==> flow/design.v <==
module cla_adder(input c_in, input [3:0] A, B, output [3:0] Output, output c_out);
wire [3:0] prop,gen,carry;
assign carry[0]=c_in;
assign gen[0]=A[0]&B[0];
assign prop[0]=A[0]|B[0];
assign carry[1]=(carry[0]&prop[0])|gen[0];
assign Output[0]=A[0]^B[0]^carry[0];
assign gen[1]=A[1]&B[1];
assign prop[1]=A[1]|B[1];
assign carry[2]=(carry[1]&prop[1])|gen[1];
assign Output[1]=A[1]^B[1]^carry[1];
assign gen[2]=A[2]&B[2];
assign prop[2]=A[2]|B[2];
assign carry[3]=(carry[2]&prop[2])|gen[2];
assign Output[2]=A[2]^B[2]^carry[2];
assign gen[3]=A[3]&B[3];
assign prop[3]=A[3]|B[3];
assign c_out=(carry[3]&prop[3])|gen[3];
assign Output[3]=A[3]^B[3]^carry[3];
endmodule
module ones_compliment (
    input [7:0] A,  
    output [7:0] Output
   );
assign Output[0]=A[0]^1;
assign Output[1]=A[1]^1;
assign Output[2]=A[2]^1;
assign Output[3]=A[3]^1;
assign Output[4]=A[4]^1;
assign Output[5]=A[5]^1;
assign Output[6]=A[6]^1;
assign Output[7]=A[7]^1;
endmodule
module twos_compliment (
    input [7:0] A,   
    output [7:0] Output  
   );
wire c_out,c_out2;
wire [7:0] temp_value;
ones_compliment COMPLIMENT1(.A(A),.Output(temp_value));
cla_adder ADDER1(.c_in(1'b0), .A(temp_value[3:0]), .B(4'd1), .Output(Output[3:0]), .c_out(c_out));
cla_adder ADDER2(.c_in(1'b0), .A(temp_value[7:4]), .B({3'd0,c_out}), .Output(Output[7:4]), .c_out(c_out2));
endmodule
module ripple_cla( input c_in, input [7:0] A, B, output [7:0] Output, output c_out);
wire temp_c;
wire [7:0] D;
assign D[0]=B[0]^c_in;
assign D[1]=B[1]^c_in;
assign D[2]=B[2]^c_in;
assign D[3]=B[3]^c_in;
assign D[4]=B[4]^c_in;
assign D[5]=B[5]^c_in;
assign D[6]=B[6]^c_in;
assign D[7]=B[7]^c_in;
cla_adder CLA1(.c_in(c_in),.c_out(temp_c),.A(A[3:0]),.B(D[3:0]),.Output(Output[3:0]));
cla_adder CLA2(.c_in(temp_c),.c_out(c_out),.A(A[7:4]),.B(D[7:4]),.Output(Output[7:4]));
endmodule
module ripple_cla16(input c_in, input [15:0] A, B, output [15:0] Output, output c_out);
wire temp1_c,temp2_c,temp3_c;
wire [15:0] D;
assign D[0]=B[0]^c_in;
assign D[1]=B[1]^c_in;
assign D[2]=B[2]^c_in;
assign D[3]=B[3]^c_in;
assign D[4]=B[4]^c_in;
assign D[5]=B[5]^c_in;
assign D[6]=B[6]^c_in;
assign D[7]=B[7]^c_in;
assign D[8]=B[8]^c_in;
assign D[9]=B[9]^c_in;
assign D[10]=B[10]^c_in;
assign D[11]=B[11]^c_in;
assign D[12]=B[12]^c_in;
assign D[13]=B[13]^c_in;
assign D[14]=B[14]^c_in;
assign D[15]=B[15]^c_in;
cla_adder CLA1(.c_in(c_in),.c_out(temp1_c),.A(A[3:0]),.B(D[3:0]),.Output(Output[3:0]));
cla_adder CLA2(.c_in(temp1_c),.c_out(temp2_c),.A(A[7:4]),.B(D[7:4]),.Output(Output[7:4]));
cla_adder CLA3(.c_in(temp2_c),.c_out(temp3_c),.A(A[11:8]),.B(D[11:8]),.Output(Output[11:8]));
cla_adder CLA4(.c_in(temp3_c),.c_out(c_out),.A(A[15:12]),.B(D[15:12]),.Output(Output[15:12]));
endmodule
module booth_multiplier (
	input clk,  
	input en,  
	input [7:0] A,B,
	output [15:0] Output
);
reg [15:0] posA, negA;
reg [7:0] tempB;
wire [7:0] compA;
reg prev;
wire c_out1, c_out2;
wire [15:0] posOutput, negOutput;
reg [15:0] temp_Output;
function [7:0] sign;  
  input [7:0] A;
  input [7:0] B;
  if(A[7]==B[7])
    sign=0;
  else
    sign=1;
endfunction
function [7:0] absolute_value;  
  input [7:0] input_value;
  if(input_value>8'd127)
    absolute_value=9'd256-input_value;
  else
    absolute_value=input_value;
endfunction
assign Output=(sign(A,B)==1)?(17'd65536-temp_Output):temp_Output;
always @(posedge clk)
begin
  if(en==1)
  begin
    if(tempB[0]==1 & prev==0)
      temp_Output<=posOutput;
    else if(tempB[0]==0 & prev==1)
      temp_Output<=negOutput;
    prev<=tempB[0];
    posA<=(posA<<1);  
    negA<=(negA<<1);  
    tempB<=(tempB>>1);  
  end
  else
    begin
      posA<={8'd0,absolute_value(A)};
      negA<={8'b11111111,compA};
      tempB<=absolute_value(B);
      prev<=1'b0;
      temp_Output<=16'd0;
    end
end
twos_compliment COMPLIMENT1(.A(absolute_value(A)), .Output(compA));
ripple_cla16 CLA1(.c_in(1'b0), .A(temp_Output), .B(negA), .Output(posOutput), .c_out(c_out1));
ripple_cla16 CLA2(.c_in(1'b0), .A(temp_Output), .B(posA), .Output(negOutput), .c_out(c_out2));
endmodule
module display_module (
	input clk,  
	input rst,  
  	input [6:0] b1,b2,b3,b4,  
  	output output_o1,output_o2,output_o3,output_o4,
  	output [0:6] output_bcd
);
reg o1,o2,o3,o4;
reg [0:6] bcd;
reg [63:0] display_count; 
reg [63:0] count;  
assign output_o1=o1;
assign output_o2=o2;
assign output_o3=o3;
assign output_o4=o4;
assign output_bcd=bcd;
always @(posedge clk)
begin
	if(rst==1)
		count=0;
	else
		count=display_count+1;
	if(count%256<=60)
	begin
		o1<=1;
		o2<=1;
		o3<=1;
		o4<=0;
		bcd<=b4;
	end
	else if(count%256>60 & count%256<=120)
	begin
		o1<=1;
		o2<=1;
		o3<=0;
		o4<=1;
		bcd<=b3;
	end
	else if(count%256>120 & count%256<=180 )
	begin
		o1<=1;
		o2<=0;
		o3<=1;
		o4<=1;
		bcd<=b2;
	end
	else if(count%256>180 & count%256<=240 )
	begin
		o1<=0;
		o2<=1;
		o3<=1;
		o4<=1;
		bcd<=b1;
	end
	else if(count==240)
	begin
		count=0;
	end
	display_count<=count;
end
endmodule
module alu(input read,write,dig1,dig2,dig3,dig4,rst,clk,rev,exec,sign, output o1,o2,o3,o4, output [0:6] bcd);
localparam RESET=4'd0;
localparam IDLE=4'd1;
localparam ADDRESS=4'd2;
localparam DISPLAY=4'd3;
localparam WRITE=4'd4;
localparam EXECUTE=4'd5;
localparam DEBOUNCER_CONSTANT=32'b0111_1111_1111_1111_1111_1111_1111_1111;
localparam DEBOUNCER_CLOCK=10;
localparam OPERATOR=4'd1;
localparam OPERAND1=4'd2;
localparam OPERAND2=4'd3;
localparam ADD=4'd0;
localparam SUB=4'd1;
localparam MUL=4'd2;
localparam DIV=4'd3;
reg [3:0] state, location_state;  
reg [3:0] location_state_q;
reg [3:0] di1,di2,di3,di4,di5,add1,add2,add4;  
reg [3:0] di1_q,di2_q,di3_q,di4_q,di5_q,add1_q,add2_q,add4_q;
reg [6:0] b1,b2,b3,b4;  
reg [6:0] b1_q,b2_q,b3_q,b4_q;
reg [63:0] main_count; 
reg [63:0] main_count_q;
reg [31:0] debouncer4,debouncer3,debouncer2,debouncer1;  
reg [31:0] debouncer4_q,debouncer3_q,debouncer2_q,debouncer1_q;
reg [7:0] value, address;  
reg [7:0] value_q, address_q;
reg [31:0] temp_register;  
reg [31:0] temp_register_q;
reg mem_we;  
reg [31:0] mem_wdata;  
reg [31:0] memory[0:31];  
reg [7:0] temp_value,temp_display1,temp_display2;  
reg idle,address_read,mul_en;  
reg address_read_q,mul_en_q;
reg sign_1, sign_2; 
reg sign_1_q, sign_2_q;
wire temp_c_sub,temp_c_add;  
wire [7:0] add_output,sub_output;  
wire [15:0] mul_output, div_output;
function [6:0] bcd_number;  
	input reg [3:0] d;
	case (d)
		4'd0:bcd_number=7'b0000001;
		4'd1:bcd_number=7'b1001111;
		4'd2:bcd_number=7'b0010010;
		4'd3:bcd_number=7'b0000110;
		4'd4:bcd_number=7'b1001100;
		4'd5:bcd_number=7'b0100100;
		4'd6:bcd_number=7'b0100000;
		4'd7:bcd_number=7'b0001111;
		4'd8:bcd_number=7'b0000000;
		4'd9:bcd_number=7'b0001100;
		4'd10:bcd_number=7'b0001000;
		4'd11:bcd_number=7'b1100000;
		4'd12:bcd_number=7'b0110001;
		4'd13:bcd_number=7'b1000010;
		4'd14:bcd_number=7'b0110000;
		4'd15:bcd_number=7'b0111000;
		default:bcd_number=7'b1111111;
	endcase
endfunction
function [6:0] bcd_operator;  
	input reg [3:0] d;
	case (d)
		ADD:bcd_operator=7'b0001000;
		SUB:bcd_operator=7'b0100100;
		MUL:bcd_operator=7'b0011000;
		DIV:bcd_operator=7'b1000010;
		default:bcd_operator=7'b1111111;
	endcase
endfunction
function [7:0] absolute_value;  
	input [7:0] input_value;
	if(input_value>8'd127)
		absolute_value=9'd256-input_value;
	else
		absolute_value=input_value;
endfunction
always @(*)
begin
	if (rst==1)
		state=RESET;
	else if(idle==1)
		state=IDLE;
	else if(address_read_q==1 & exec==1)
		state=EXECUTE;
	else if(address_read_q==1 & read==1)
		state=DISPLAY;
	else if (address_read_q==1 & write==1)
		state=WRITE;
	else if (read==1 | write==1 | exec==1)
		state=ADDRESS;
	else
		state=IDLE;
end
always @(posedge clk)
begin
	if(read==1 | write==1 | rst==1 | exec==1)
		idle<=0;
	else
		idle<=1;
end
always @(*)
begin
	mul_en=mul_en_q;address_read=address_read_q;
	location_state=location_state_q;
	address=address_q;value=value_q;
	di1=di1_q;di2=di2_q;di3=di3_q;di4=di4_q;di5=di5_q;add1=add1_q;add2=add2_q;add4=add4_q;
	b1=b1_q;b2=b2_q;b3=b3_q;b4=b4_q;
	main_count=main_count_q;
	debouncer1=debouncer1_q;debouncer2=debouncer2_q;debouncer3=debouncer3_q;debouncer4=debouncer4_q;
	temp_register=temp_register_q;
	sign_1=sign_1_q;sign_2=sign_2_q;
	temp_value=0;temp_display1=0;temp_display2=0;
	mem_we=0;mem_wdata=0;
	case(state)
		RESET:
			begin
				mul_en=0;address_read=0;
				location_state=RESET;
				address=0;value=0;  
				main_count=0;temp_register=0;sign_1=1;sign_2=1;
				debouncer1=0;debouncer2=0;debouncer3=0;debouncer4=0;
				di1=0;di2=0;di3=0;di4=0;di5=0;add1=0;add2=0;add4=0;  
				b4=7'b0110001;	 
				b3=7'b1110001;	 
				b2=7'b0110000;	 
				b1=7'b1101010;	 
			end
		IDLE:
			begin
				mul_en=0;address_read=0;
				location_state=RESET;
				b4=7'b1001111;	 
				b3=7'b1000010;	 
				b2=7'b1110001;	 
				b1=7'b0110000;	 
			end
		ADDRESS:
			begin
				main_count=main_count+1;
				if(main_count==DEBOUNCER_CLOCK)
				begin
					debouncer1=(debouncer1<<1)+dig1;
					debouncer2=(debouncer2<<1)+dig2;
					debouncer4=(debouncer4<<1)+dig4;
					if(debouncer4==DEBOUNCER_CONSTANT)
					begin
						address_read=1;
						address={add2,add1};  
					end
					else
					begin
						if(debouncer1==DEBOUNCER_CONSTANT)
						begin
							if(rev==0) 
								add1=(add1+1)%16;
							else
								add1=(add1-1)%16;
						end
						if(debouncer2==DEBOUNCER_CONSTANT)
						begin
							if(rev==0) 
								add2=(add2+1)%2;
							else
								add2=(add2-1)%2;
						end
					end
					main_count=0;
					b4=7'b0001000;	 
					b3=7'b1000010;	 
					b2=bcd_number(add2);
					b1=bcd_number(add1);
				end
			end
		EXECUTE:
			begin
				temp_register=memory[address_q];
				case(temp_register[3:0])
					ADD:
						begin
							temp_value=absolute_value(add_output);
							if(temp_register[15]==0 & temp_register[23]==0 & add_output[7]==1)
							begin
								b3=7'b1111111; 
								b2=7'b1111111; 
								b1=7'b1100010;  
							end
							else if(temp_register[15]==1 & temp_register[23]==1 & add_output[7]==0)
							begin
								b3=7'b1111111; 
								b2=7'b1111111; 
								b1=7'b1100011;  
							end
							else
							begin
								if(temp_value!=add_output)
									b3=7'b1111110;  
								else
									b3=7'b1111111; 
								b4=7'b1110110;  
								b2=bcd_number(temp_value[7:4]);
								b1=bcd_number(temp_value[3:0]);
							end
						end
					SUB:
						begin
							temp_value=absolute_value(sub_output);
							if(temp_register[15]==0 & temp_register[23]==1 & sub_output[7]==1)
							begin
								b3=7'b1111111; 
								b2=7'b1111111; 
								b1=7'b1100010;  
							end
							else if(temp_register[15]==1 & temp_register[23]==0 & sub_output[7]==0)
							begin
								b3=7'b1111111; 
								b2=7'b1111111; 
								b1=7'b1100011;  
							end
							else
							begin
								if(temp_value!=sub_output)
									b3=7'b1111110;  
								else
									b3=7'b1111111; 
								b4=7'b1110110;  
								b2=bcd_number(temp_value[7:4]);
								b1=bcd_number(temp_value[3:0]);
							end
						end
					MUL:
						begin
							mul_en=1;
							b4=bcd_number(mul_output[15:12]);
							b3=bcd_number(mul_output[11:8]);
							b2=bcd_number(mul_output[7:4]);
							b1=bcd_number(mul_output[3:0]);
						end
					DIV:
						begin
							b2=bcd_number(div_output[7:4]);
							b1=bcd_number(div_output[3:0]);
						end
					default:
						begin
							b4=7'b1110110;  
							b2=7'b1111110;  
							b1=7'b1111110;  
						end
				endcase
			end
		WRITE:
			begin
				main_count=main_count+1;
				if(main_count==DEBOUNCER_CLOCK)
				begin
					debouncer1=(debouncer1<<1)+dig1;
					debouncer2=(debouncer2<<1)+dig2;
					debouncer3=(debouncer3<<1)+dig3;
					debouncer4=(debouncer4<<1)+dig4;
					if(location_state==RESET)
						location_state=OPERATOR;
					if(debouncer4==DEBOUNCER_CONSTANT)
					begin
						location_state=location_state+1;
						if(location_state>=4)
						begin
							if(sign_1==0)
								temp_display1 = 9'd256-{di3,di2};
							else
								temp_display1={di3,di2};
							if(sign_2==0)
								temp_display2 = 9'd256-{di5,di4};
							else
								temp_display2={di5,di4};
							mem_we=1;
							mem_wdata={8'd0,temp_display2,temp_display1,4'd0,di1};
							address_read=0;
							location_state=RESET;
						end
					end
					else
					begin
						if (location_state==OPERATOR)
						begin
							if(debouncer1==DEBOUNCER_CONSTANT)
							begin
								if(rev==0) 
									di1=(di1+1)%4;
								else
									di1=(di1-1)%4;
							end
						end
						else if(location_state==OPERAND1)
						begin
							sign_1=sign;
							if(debouncer1==DEBOUNCER_CONSTANT)
							begin
								if(rev==0) 
									di2=(di2+1)%16;
								else
									di2=(di2-1)%16;
							end
							if(debouncer2==DEBOUNCER_CONSTANT)
							begin
								sign_1=sign;
								if(rev==0) 
									di3=(di3+1)%8;
								else
									di3=(di3-1)%8;
							end
						end
						else if(location_state==OPERAND2)
						begin
							if(debouncer1==DEBOUNCER_CONSTANT)
							begin
								sign_2=sign;
								if(rev==0) 
									di4=(di4+1)%16;
								else
									di4=(di4-1)%16;
							end
							if(debouncer2==DEBOUNCER_CONSTANT)
							begin
								sign_2=sign;
								if(rev==0) 
									di5=(di5+1)%8;
								else
									di5=(di5-1)%8;
							end
						end
					end
					main_count=0;
					if(location_state==OPERATOR)
					begin
						b4=7'b1100010;  
						b3=7'b0011000;  
						b2=7'b1111111; 
						b1=bcd_operator(di1);
					end
					else if (location_state==OPERAND1)
					begin
						b4=7'b1001111;  
						if(sign)
							b3=7'b1111111;  
						else
							b3=7'b1111110;  
						b2=bcd_number(di3);
						b1=bcd_number(di2);
					end
					else if (location_state==OPERAND2)
					begin
						b4=7'b0010010;  
						if(sign)
							b3=7'b1111111;  
						else
							b3=7'b1111110;  
						b2=bcd_number(di5);
						b1=bcd_number(di4);
					end
					else
					begin
						b4=7'b1111110;  
						b3=7'b1111110;  
						b2=7'b1111110;  
						b1=7'b1111110;  
					end
				end
			end
		DISPLAY:
			begin
				main_count=main_count+1;
				if(main_count==DEBOUNCER_CLOCK)
				begin
					debouncer1=(debouncer1<<1)+dig1;
					debouncer2=(debouncer2<<1)+dig2;
					debouncer3=(debouncer3<<1)+dig3;
					debouncer4=(debouncer4<<1)+dig4;
					if(debouncer4==DEBOUNCER_CONSTANT)
					begin
						address_read=0;
						location_state=RESET;
					end
					else
					begin
						if(debouncer1==DEBOUNCER_CONSTANT)
							location_state=OPERATOR;
						if(debouncer2==DEBOUNCER_CONSTANT)
							location_state=OPERAND1;
						if(debouncer3==DEBOUNCER_CONSTANT)
							location_state=OPERAND2;
					end
					main_count=0;
					temp_register=memory[address_q];
					if(location_state==OPERATOR)
					begin
						b4=7'b1100010;  
						b3=7'b0011000;  
						b2=7'b1111111; 
						b1=bcd_operator(temp_register[3:0]);
					end
					else if (location_state==OPERAND1)
					begin
						temp_value=absolute_value(temp_register[15:8]);
						b4=7'b1001111;  
						if(temp_value!=temp_register[15:8])
							b3=7'b1111110;  
						else
							b3=7'b1111111; 
						b2=bcd_number(temp_value[7:4]);
						b1=bcd_number(temp_value[3:0]);
					end
					else if (location_state==OPERAND2)
					begin
						temp_value=absolute_value(temp_register[23:16]);
						b4=7'b0010010;  
						if(temp_value!=temp_register[23:16])
							b3=7'b1111110;  
						else
							b3=7'b1111111; 
						b2=bcd_number(temp_value[7:4]);
						b1=bcd_number(temp_value[3:0]);
					end
					else
					begin
						b4=7'b1000010;	 
						b3=7'b1001111;	 
						b2=7'b0100100;	 
						b1=7'b0011000;	 
					end
				end
			end
	endcase
end
always @(posedge clk)
begin
	mul_en_q<=mul_en;address_read_q<=address_read;
	location_state_q<=location_state;
	address_q<=address;value_q<=value;
	di1_q<=di1;di2_q<=di2;di3_q<=di3;di4_q<=di4;di5_q<=di5;add1_q<=add1;add2_q<=add2;add4_q<=add4;
	b1_q<=b1;b2_q<=b2;b3_q<=b3;b4_q<=b4;
	main_count_q<=main_count;
	debouncer1_q<=debouncer1;debouncer2_q<=debouncer2;debouncer3_q<=debouncer3;debouncer4_q<=debouncer4;
	temp_register_q<=temp_register;
	sign_1_q<=sign_1;sign_2_q<=sign_2;
	if(mem_we)
		memory[address_q]<=mem_wdata;
end
assign div_output=16'd0;
ripple_cla RIPPLE_CLA1(.c_in(1'b0), .c_out(temp_c_add), .A(temp_register_q[15:8]), .B(temp_register_q[23:16]), .Output(add_output));
ripple_cla RIPPLE_CLA2(.c_in(1'b1), .c_out(temp_c_sub), .A(temp_register_q[15:8]), .B(temp_register_q[23:16]), .Output(sub_output));
booth_multiplier BOOTH(.clk(clk), .A(temp_register_q[15:8]), .B(temp_register_q[23:16]), .en(mul_en_q), .Output(mul_output));
display_module DISPLAY1(.clk(clk), .rst(rst), .b1(b1_q), .b2(b2_q), .b3(b3_q), .b4(b4_q), .output_bcd(bcd), .output_o1(o1), .output_o2(o2), .output_o3(o3), .output_o4(o4));
endmodule
Ticket comment

# From RTL to reports: alu

Module alu before and after one edit of its RTL, step after step.
Lines under "unedited" count in the file above, lines under "edited" in the edited file.
"difference": "edited" minus "unedited" as printed here. "relative change": 100 x difference / "unedited".
A cell with n/a has no value.

Top module: alu
Clock port: clk
Cell library: sky130hd
Timing corner: tt_025C_1v80

# Edit of the RTL

Unified diff, file above to edited file.
This change comes from a script, not from a designer. The edited design behaves differently; no optimisation was intended.

```diff
@@ -165,5 +165,5 @@
 		bcd<=b4;
 	end
-	else if(count%256>60 & count%256<=120)
+	else if(count%256<=60 & count%256<=120)
 	begin
 		o1<=1;
```

# Elaborated design

Source: Yosys, flattened and elaborated, memories not mapped. Widths are those after wreduce. Print and check cells do not count.
Yosys's memory passes give these memory sizes; they may raise the number of words (mostly to a power of two), join words into wider ones and drop unused or constant bits.

Storage and ports:

| item                            | unedited | edited | difference | relative change (%) |
| word width x clocked read ports | 32       | 32     | 0          | 0.00 |
| memory bits (writable)          | 1024     | 1024   | 0          | 0.00 |
| output and inout bits           | 11       | 11     | 0          | 0.00 |
| memory bits (read-only)         | 2240     | 2240   | 0          | 0.00 |
| memories kept                   | 21       | 21     | 0          | 0.00 |
| flip-flop bits (word level)     | 413      | 413    | 0          | 0.00 |
| input bits                      | 11       | 11     | 0          | 0.00 |
| elaborated cells                | 749      | 748    | -1         | -0.13 |

Cells by class:

| item                  | unedited | edited | difference | relative change (%) |
| reduce/logical cells  | 36       | 36     | 0          | 0.00 |
| $add $sub $neg        | 30       | 30     | 0          | 0.00 |
| muxes and demuxes     | 243      | 243    | 0          | 0.00 |
| bitwise operators     | 312      | 312    | 0          | 0.00 |
| eq/ne operators       | 54       | 54     | 0          | 0.00 |
| magnitude comparators | 14       | 13     | -1         | -7.14 |

Memory list:

| item                                    | unedited                                                                              | edited |
| words x width with read and write ports | memory 32x32 r1 w1; 16x7 r1 w0; 16x7 r1 w0; 16x7 r1 w0; 16x7 r1 w0; 16x7 r1 w0; [+15] | memory 32x32 r1 w1; 16x7 r1 w0; 16x7 r1 w0; 16x7 r1 w0; 16x7 r1 w0; 16x7 r1 w0; [+15] |

A list marked [+n] leaves out that many cells.

Operator list:

| cell                                                                     | unedited | edited | difference | relative change (%) |
| 8-bit by 6-bit greater-than comparator with 1-bit output with constant B | 1        | 0      | -1         | -100.00 |
| 1-bit AND                                                                | 105      | 105    | 0          | 0.00 |
| 1-bit XOR                                                                | 98       | 98     | 0          | 0.00 |
| 1-bit bitwise OR                                                         | 86       | 86     | 0          | 0.00 |
| 4-bit 2-to-1 mux                                                         | 64       | 64     | 0          | 0.00 |
| 7-bit 2-to-1 mux                                                         | 51       | 51     | 0          | 0.00 |
| 1-bit 2-to-1 mux                                                         | 41       | 41     | 0          | 0.00 |
| 8-bit 2-to-1 mux                                                         | 23       | 23     | 0          | 0.00 |
| 1-bit NOT                                                                | 23       | 23     | 0          | 0.00 |
| 2-bit inequality test with constant B                                    | 14       | 14     | 0          | 0.00 |
| 4-bit by 2-bit equality test with 1-bit output with constant B           | 12       | 12     | 0          | 0.00 |
| 1-bit by 8-bit subtractor with 8-bit output with constant A              | 8        | 8      | 0          | 0.00 |
| 8-bit by 7-bit greater-than comparator with 1-bit output with constant B | 7        | 7      | 0          | 0.00 |
| 3-bit 2-to-1 mux                                                         | 7        | 7      | 0          | 0.00 |
| 64-bit 2-to-1 mux                                                        | 7        | 7      | 0          | 0.00 |
| 4-bit case mux with 2-bit select                                         | 7        | 7      | 0          | 0.00 |
| 4-bit by 1-bit equality test with 1-bit output with constant B           | 6        | 6      | 0          | 0.00 |
| 2-bit AND reduction                                                      | 6        | 6      | 0          | 0.00 |
| 24-bit 2-to-1 mux                                                        | 5        | 5      | 0          | 0.00 |
| 3-bit inequality test with constant B                                    | 5        | 5      | 0          | 0.00 |
| 7-bit case mux with 4-bit select                                         | 5        | 5      | 0          | 0.00 |
| 2-bit nonzero test                                                       | 5        | 5      | 0          | 0.00 |
| 32-bit by 1-bit adder with 32-bit output                                 | 4        | 4      | 0          | 0.00 |
| 4-bit by 1-bit adder with 4-bit output with constant B                   | 4        | 4      | 0          | 0.00 |
| 32-bit by 31-bit equality test with 1-bit output with constant B         | 4        | 4      | 0          | 0.00 |
| 4-bit zero test                                                          | 4        | 4      | 0          | 0.00 |
| 31-bit 2-to-1 mux                                                        | 4        | 4      | 0          | 0.00 |
| 5-bit 2-to-1 mux                                                         | 4        | 4      | 0          | 0.00 |

Not every row of either side is listed.

# Longest topological paths

Yosys ltp: most cells in a row. Word level: on the elaborated netlist, between registers, memories and ports. Mapped: between sequential cells and ports; inverters and the memories' decode and read muxes count.

Depth:

| item                          | unedited | edited | difference | relative change (%) |
| depth in word-level cells     | 32       | 32     | 0          | 0.00 |
| ABC_AREA                      | 0        | 0      | n/a        | n/a |
| depth in mapped cells         | 25       | 25     | 0          | 0.00 |
| gate-level depth less buffers | 24       | 24     | 0          | 0.00 |

# After synthesis

The flow's flattened synthesis, as Yosys stat reports it; memories are mapped. The netlist is that of the ABC_AREA named above (0 if unset); the other value can give another one.

Cells by type:

| type                      | unedited | edited | difference | relative change (%) |
| sky130_fd_sc_hd__and3_1   | 55       | 156    | +101       | +183.64 |
| sky130_fd_sc_hd__and2_1   | 149      | 86     | -63        | -42.28 |
| sky130_fd_sc_hd__mux2i_1  | 106      | 167    | +61        | +57.55 |
| sky130_fd_sc_hd__mux4_2   | 155      | 121    | -34        | -21.94 |
| sky130_fd_sc_hd__nor2_1   | 268      | 301    | +33        | +12.31 |
| sky130_fd_sc_hd__buf_2    | 39       | 11     | -28        | -71.79 |
| sky130_fd_sc_hd__a31oi_1  | 50       | 27     | -23        | -46.00 |
| sky130_fd_sc_hd__and4_1   | 28       | 6      | -22        | -78.57 |
| sky130_fd_sc_hd__a22oi_1  | 16       | 36     | +20        | +125.00 |
| sky130_fd_sc_hd__nor2b_1  | 54       | 35     | -19        | -35.19 |
| sky130_fd_sc_hd__clkbuf_1 | 137      | 153    | +16        | +11.68 |
| sky130_fd_sc_hd__o21a_1   | 17       | 4      | -13        | -76.47 |
| sky130_fd_sc_hd__a211oi_1 | 18       | 30     | +12        | +66.67 |
| sky130_fd_sc_hd__xnor2_1  | 114      | 125    | +11        | +9.65 |
| sky130_fd_sc_hd__nand3_1  | 100      | 90     | -10        | -10.00 |
| sky130_fd_sc_hd__xor2_1   | 67       | 57     | -10        | -14.93 |
| sky130_fd_sc_hd__o211ai_1 | 31       | 21     | -10        | -32.26 |
| sky130_fd_sc_hd__o31ai_1  | 26       | 16     | -10        | -38.46 |

Not every row of either side is listed.

Mapped netlist:

| item                             | unedited | edited  | difference | relative change (%) |
| flip-flops                       | 994      | 987     | -7         | -0.70 |
| buffer cells                     | 200      | 196     | -4         | -2.00 |
| cell area after synthesis (um^2) | 49661.4  | 48953.2 | -708.2     | -1.43 |
| area of sequential cells (um^2)  | 29107.9  | 28897.7 | -210.2     | -0.72 |
| standard cells after synthesis   | 3756     | 3770    | +14        | +0.37 |

By module: a second synthesis without flattening, with its own total; a netlist apart from the flattened one above.

Unflattened totals:

| item                                | unedited | edited  | difference | relative change (%) |
| cells (unflattened synthesis)       | 3993     | 3934    | -59        | -1.48 |
| area (unflattened synthesis) (um^2) | 50780.0  | 50586.0 | -194.0     | -0.38 |

Each row is one instance without its submodules.

Modules, unedited:

| module           | area (um^2) | times used | sequential area (um^2) | cells |
| alu              | 44914.3     | 1          | 27536.4                | 3339 |
| booth_multiplier | 2576.2      | 1          | 1141.1                 | 269 |
| cla_adder        | 117.6       | 14         | 0.0                    | 14 |
| display_module   | 1099.8      | 1          | 450.4                  | 125 |
| ripple_cla16     | 171.4       | 2          | 0.0                    | 18 |
| ripple_cla       | 81.3        | 2          | 0.0                    | 9 |
| ones_compliment  | 30.0        | 1          | 0.0                    | 8 |
| twos_compliment  | 7.5         | 1          | 0.0                    | 2 |

Modules, edited:

| module           | area (um^2) | times used | sequential area (um^2) | cells |
| alu              | 44750.4     | 1          | 27536.4                | 3281 |
| booth_multiplier | 2576.2      | 1          | 1141.1                 | 269 |
| cla_adder        | 117.6       | 14         | 0.0                    | 14 |
| display_module   | 1069.8      | 1          | 450.4                  | 124 |
| ripple_cla16     | 171.4       | 2          | 0.0                    | 18 |
| ripple_cla       | 81.3        | 2          | 0.0                    | 9 |
| ones_compliment  | 30.0        | 1          | 0.0                    | 8 |
| twos_compliment  | 7.5         | 1          | 0.0                    | 2 |

# Timing after synthesis

Source: OpenSTA report_checks on the synthesized netlist (no wires, ideal clock, input and output delay 20% of the period each), path of least setup slack; recovery checks are left aside. Register names are those of the netlist, which keeps one name where synthesis merged equal registers.

Path after synthesis:

| item                              | unedited                  | edited               | difference | relative change (%) |
| kind                              | register -> register      | register -> register | n/a        | n/a |
| from                              | reg BOOTH.temp_Output[0]  | reg main_count_q[2]  | n/a        | n/a |
| to                                | reg BOOTH.temp_Output[15] | reg debouncer1_q[0]  | n/a        | n/a |
| path buffers                      | 0                         | 3                    | +3         | n/a |
| launch time at the first pin (ns) | 0.000                     | 0.000                | 0.000      | n/a |
| path delay (ns)                   | 7.536                     | 10.376               | +2.840     | +37.69 |
| clock period (ns)                 | 10.0                      | 10.0                 | 0.0        | 0.00 |
| stages on the path                | 21                        | 13                   | -8         | -38.10 |
| path slack (ns)                   | 2.464                     | -0.376               | -2.840     | n/a |
| arrival time (ns)                 | 7.421                     | 9.703                | +2.282     | +30.75 |
| library setup time (ns)           | 0.115                     | 0.673                | +0.558     | n/a |
| required time (ns)                | 9.885                     | 9.327                | -0.558     | -5.64 |
| synthesis period reached (ns)     | 7.536                     | 10.376               | +2.840     | +37.69 |

"path delay" = arrival - input delay + setup time.
"stages on the path" counts driving pins, that of a launching flip-flop among them; a cell with two outputs on the path counts twice.
"synthesis period reached" = period - worst setup slack (recovery checks aside). The figure is calculated, with input and output delays left at 20% of the set period.
The rows between start and end are the longest chain of elaborated cells between them; the timing report does not say that the signal goes this way. Where chains are equally long, one stands for them.
Each line given opens the expression or statement behind the cell; cells for indexed reads and writes are added by Yosys, which also makes memories of some case tables.
At most two assigning lines are given for a register; there are more.

Between the ends, after synthesis, unedited:
Cell sequence: sky130_fd_sc_hd__dfxtp_1 -> sky130_fd_sc_hd__ha_1 -> sky130_fd_sc_hd__maj3_1 -> sky130_fd_sc_hd__fa_1 -> sky130_fd_sc_hd__fa_1 -> sky130_fd_sc_hd__fa_1 -> sky130_fd_sc_hd__fa_1 -> sky130_fd_sc_hd__fa_1 -> sky130_fd_sc_hd__fa_1 -> sky130_fd_sc_hd__fa_1 -> sky130_fd_sc_hd__fa_1 -> sky130_fd_sc_hd__fa_1 -> sky130_fd_sc_hd__fa_1 -> sky130_fd_sc_hd__fa_1 -> sky130_fd_sc_hd__fa_1 -> sky130_fd_sc_hd__fa_1 -> sky130_fd_sc_hd__xor2_1 -> sky130_fd_sc_hd__nor2_1 -> sky130_fd_sc_hd__a211oi_1 -> sky130_fd_sc_hd__xor2_1 -> sky130_fd_sc_hd__and2_1
Length of the longest elaborated chain: 32
Elaborated cells on any way between the ends: 61
RTL lines with such cells: 8
Classes of those cells: 2 x mux; 59 x logic

RTL lines, path after synthesis, unedited:

| item              | line | source |
| start, declared   | 94   | `reg [15:0] temp_Output;` |
| start, assigned   | 116  | `temp_Output<=posOutput;` |
| start, assigned   | 118  | `temp_Output<=negOutput;` |
| 1-bit AND         | 4    | `assign gen[0]=A[0]&B[0];` |
| 1-bit AND         | 10   | `assign carry[2]=(carry[1]&prop[1])\|gen[1];` |
| 1-bit bitwise OR  | 10   |  |
| 1-bit AND         | 14   | `assign carry[3]=(carry[2]&prop[2])\|gen[2];` |
| 1-bit bitwise OR  | 14   |  |
| 1-bit AND         | 18   | `assign c_out=(carry[3]&prop[3])\|gen[3];` |
| 1-bit bitwise OR  | 18   |  |
| (+18 left out)    | n/a  |  |
| 1-bit AND         | 10   |  |
| 1-bit bitwise OR  | 10   |  |
| 1-bit AND         | 14   |  |
| 1-bit bitwise OR  | 14   |  |
| 1-bit XOR         | 19   | `assign Output[3]=A[3]^B[3]^carry[3];` |
| 16-bit 2-to-1 mux | 117  | `else if(tempB[0]==0 & prev==1)` |
| 16-bit 2-to-1 mux | 115  | `if(tempB[0]==1 & prev==0)` |
| end, assigned     | 116  |  |
| end, assigned     | 118  |  |
| end, declared     | 94   |  |

edited: The path ends at the enable pin of a flip-flop; only ways to that pin are counted.

Between the ends, after synthesis, edited:
Cell sequence: sky130_fd_sc_hd__edfxtp_1 -> sky130_fd_sc_hd__nand4_2 -> sky130_fd_sc_hd__or4_1 -> sky130_fd_sc_hd__clkbuf_1 -> sky130_fd_sc_hd__or3_1 -> sky130_fd_sc_hd__a21oi_1 -> sky130_fd_sc_hd__nand4_1 -> sky130_fd_sc_hd__or4_1 -> sky130_fd_sc_hd__nor4_2 -> sky130_fd_sc_hd__nand4_2 -> sky130_fd_sc_hd__clkbuf_1 -> sky130_fd_sc_hd__clkbuf_1 -> sky130_fd_sc_hd__o21ai_0
Length of the longest elaborated chain: 4
Elaborated cells on any way between the ends: 4
Classes of those cells: 1 x add/sub; 2 x eq/ne; 1 x reduce/logical

RTL lines, path after synthesis, edited:

| item                                             | line | source |
| start, declared                                  | 221  | `reg [63:0] main_count_q;` |
| start, assigned                                  | 642  | `main_count_q<=main_count;` |
| 64-bit by 1-bit adder with 64-bit output         | 572  | `main_count=main_count+1;` |
| 64-bit by 4-bit equality test with 1-bit output  | 573  | `if(main_count==DEBOUNCER_CLOCK)` |
| 2-bit by 1-bit inequality test with 1-bit output | n/a  |  |
| 2-bit AND reduction                              | n/a  |  |
| end, assigned                                    | 643  | `debouncer1_q<=debouncer1;debouncer2_q<=debouncer2;debouncer3_q<=debouncer3;debouncer4_q<=debouncer4;` |

# Worst path after layout

From the final timing report of the runs of set A: the path of least setup slack in the routed layout; clock arrival at registers is part of the times.

Path post-layout:

| item                              | unedited                  | edited                    | difference | relative change (%) |
| kind                              | register -> register      | register -> register      | n/a        | n/a |
| from                              | reg BOOTH.temp_Output[0]  | reg BOOTH.temp_Output[0]  | n/a        | n/a |
| to                                | reg BOOTH.temp_Output[15] | reg BOOTH.temp_Output[15] | n/a        | n/a |
| required time (ns)                | 10.57                     | 10.59                     | +0.02      | +0.19 |
| path buffers                      | 0                         | 0                         | 0          | n/a |
| stages on the path                | 21                        | 21                        | 0          | 0.00 |
| library setup time (ns)           | 0.10                      | 0.10                      | 0.00       | n/a |
| arrival time (ns)                 | 8.56                      | 8.56                      | 0.00       | 0.00 |
| clock period (ns)                 | 10.0                      | 10.0                      | 0.0        | 0.00 |
| path slack (ns)                   | 2.01                      | 2.03                      | +0.02      | n/a |
| launch time at the first pin (ns) | 0.67                      | 0.69                      | +0.02      | +2.99 |

The rows between start and end are the longest chain of elaborated cells between them; the timing report does not say that the signal goes this way. Where chains are equally long, one stands for them.
At most two assigning lines are given for a register; there are more.

Between the ends, post-layout, unedited:
Cell sequence: sky130_fd_sc_hd__dfxtp_1 -> sky130_fd_sc_hd__ha_1 -> sky130_fd_sc_hd__maj3_1 -> sky130_fd_sc_hd__fa_1 -> sky130_fd_sc_hd__fa_1 -> sky130_fd_sc_hd__fa_1 -> sky130_fd_sc_hd__fa_1 -> sky130_fd_sc_hd__fa_1 -> sky130_fd_sc_hd__fa_1 -> sky130_fd_sc_hd__fa_1 -> sky130_fd_sc_hd__fa_1 -> sky130_fd_sc_hd__fa_1 -> sky130_fd_sc_hd__fa_1 -> sky130_fd_sc_hd__fa_1 -> sky130_fd_sc_hd__fa_1 -> sky130_fd_sc_hd__fa_1 -> sky130_fd_sc_hd__xor2_1 -> sky130_fd_sc_hd__nor2_1 -> sky130_fd_sc_hd__a211oi_1 -> sky130_fd_sc_hd__xor2_1 -> sky130_fd_sc_hd__and2_1
Length of the longest elaborated chain: 32
Elaborated cells on any way between the ends: 61
RTL lines with such cells: 8
Classes of those cells: 2 x mux; 59 x logic

RTL lines, path post-layout, unedited:

| item              | line | source |
| start, declared   | 94   | `reg [15:0] temp_Output;` |
| start, assigned   | 116  | `temp_Output<=posOutput;` |
| start, assigned   | 118  | `temp_Output<=negOutput;` |
| 1-bit AND         | 4    | `assign gen[0]=A[0]&B[0];` |
| 1-bit AND         | 10   | `assign carry[2]=(carry[1]&prop[1])\|gen[1];` |
| 1-bit bitwise OR  | 10   |  |
| 1-bit AND         | 14   | `assign carry[3]=(carry[2]&prop[2])\|gen[2];` |
| 1-bit bitwise OR  | 14   |  |
| 1-bit AND         | 18   | `assign c_out=(carry[3]&prop[3])\|gen[3];` |
| 1-bit bitwise OR  | 18   |  |
| (+18 left out)    | n/a  |  |
| 1-bit AND         | 10   |  |
| 1-bit bitwise OR  | 10   |  |
| 1-bit AND         | 14   |  |
| 1-bit bitwise OR  | 14   |  |
| 1-bit XOR         | 19   | `assign Output[3]=A[3]^B[3]^carry[3];` |
| 16-bit 2-to-1 mux | 117  | `else if(tempB[0]==0 & prev==1)` |
| 16-bit 2-to-1 mux | 115  | `if(tempB[0]==1 & prev==0)` |
| end, assigned     | 116  |  |
| end, assigned     | 118  |  |
| end, declared     | 94   |  |

Between the ends, post-layout, edited:
Cell sequence: sky130_fd_sc_hd__dfxtp_1 -> sky130_fd_sc_hd__ha_1 -> sky130_fd_sc_hd__maj3_1 -> sky130_fd_sc_hd__fa_1 -> sky130_fd_sc_hd__fa_1 -> sky130_fd_sc_hd__fa_1 -> sky130_fd_sc_hd__fa_1 -> sky130_fd_sc_hd__fa_1 -> sky130_fd_sc_hd__fa_1 -> sky130_fd_sc_hd__fa_1 -> sky130_fd_sc_hd__fa_1 -> sky130_fd_sc_hd__fa_1 -> sky130_fd_sc_hd__fa_1 -> sky130_fd_sc_hd__fa_1 -> sky130_fd_sc_hd__fa_1 -> sky130_fd_sc_hd__fa_1 -> sky130_fd_sc_hd__xor2_1 -> sky130_fd_sc_hd__nor2_1 -> sky130_fd_sc_hd__a211oi_1 -> sky130_fd_sc_hd__xor2_1 -> sky130_fd_sc_hd__and2_1
Length of the longest elaborated chain: 32
Elaborated cells on any way between the ends: 61
RTL lines with such cells: 8
Classes of those cells: 2 x mux; 59 x logic

RTL lines, path post-layout, edited:

| item              | line | source |
| start, declared   | 94   | `reg [15:0] temp_Output;` |
| start, assigned   | 116  | `temp_Output<=posOutput;` |
| start, assigned   | 118  | `temp_Output<=negOutput;` |
| 1-bit AND         | 4    | `assign gen[0]=A[0]&B[0];` |
| 1-bit AND         | 10   | `assign carry[2]=(carry[1]&prop[1])\|gen[1];` |
| 1-bit bitwise OR  | 10   |  |
| 1-bit AND         | 14   | `assign carry[3]=(carry[2]&prop[2])\|gen[2];` |
| 1-bit bitwise OR  | 14   |  |
| 1-bit AND         | 18   | `assign c_out=(carry[3]&prop[3])\|gen[3];` |
| 1-bit bitwise OR  | 18   |  |
| (+18 left out)    | n/a  |  |
| 1-bit AND         | 10   |  |
| 1-bit bitwise OR  | 10   |  |
| 1-bit AND         | 14   |  |
| 1-bit bitwise OR  | 14   |  |
| 1-bit XOR         | 19   | `assign Output[3]=A[3]^B[3]^carry[3];` |
| 16-bit 2-to-1 mux | 117  | `else if(tempB[0]==0 & prev==1)` |
| 16-bit 2-to-1 mux | 115  | `if(tempB[0]==1 & prev==0)` |
| end, assigned     | 116  |  |
| end, assigned     | 118  |  |
| end, declared     | 94   |  |

# Layout results

Both versions went through the flow (Yosys, OpenROAD) with the same settings in each pair. Constraints: input delay and output delay 20% of the set period each, output load 0.01 pF.

Flow settings, set A:
CORE_UTILIZATION: 45
period_ns: 10.0
CAP_MARGIN: 20
CORE_MARGIN: 2
SLEW_MARGIN: 20

Final reports, set A:

| item                                   | unedited | edited   | difference | relative change (%) |
| setup slack of the worst path (ns)     | 2.013    | 2.029    | +0.016     | n/a |
| area of the synthesized netlist (um^2) | 49661.4  | 48953.2  | -708.2     | -1.43 |
| utilization of the finished layout     | 0.504    | 0.505    | +0.001     | n/a |
| total power after layout (mW)          | 10.358   | 9.837    | -0.521     | -5.03 |
| overall die area (um^2)                | 113030.0 | 111439.0 | -1591.0    | -1.41 |
| final worst hold slack (ns)            | 0.427    | 0.401    | -0.026     | n/a |
| post-route setup TNS (ns)              | 0.000    | 0.000    | 0.000      | n/a |

Flow settings, set B:
ABC_AREA: 0
CAP_MARGIN: 30
CELL_PAD_IN_SITES_GLOBAL_PLACEMENT: 2
CORE_MARGIN: 3
CORE_UTILIZATION: 60
CTS_CLUSTER_DIAMETER: 299
CTS_CLUSTER_SIZE: 90
GPL_TIMING_DRIVEN: 1
PLACE_DENSITY_LB_ADDON: 0.22
TNS_END_PERCENT: 35
period_ns: 7.6
SLEW_MARGIN: 20

Final reports, set B:

| item                                   | unedited | edited  | difference | relative change (%) |
| setup slack of the worst path (ns)     | 0.252    | 0.255   | +0.003     | n/a |
| area of the synthesized netlist (um^2) | 49661.4  | 48953.2 | -708.2     | -1.43 |
| utilization of the finished layout     | 0.64     | 0.634   | -0.006     | n/a |
| total power after layout (mW)          | 10.569   | 9.843   | -0.726     | -6.87 |
| overall die area (um^2)                | 86256.8  | 85051.0 | -1205.8    | -1.40 |
| final worst hold slack (ns)            | 0.387    | 0.464   | +0.077     | n/a |
| post-route setup TNS (ns)              | 0.000    | 0.000   | 0.000      | n/a |

"total power after layout" is the tool's figure for a default switching activity; nothing was simulated.
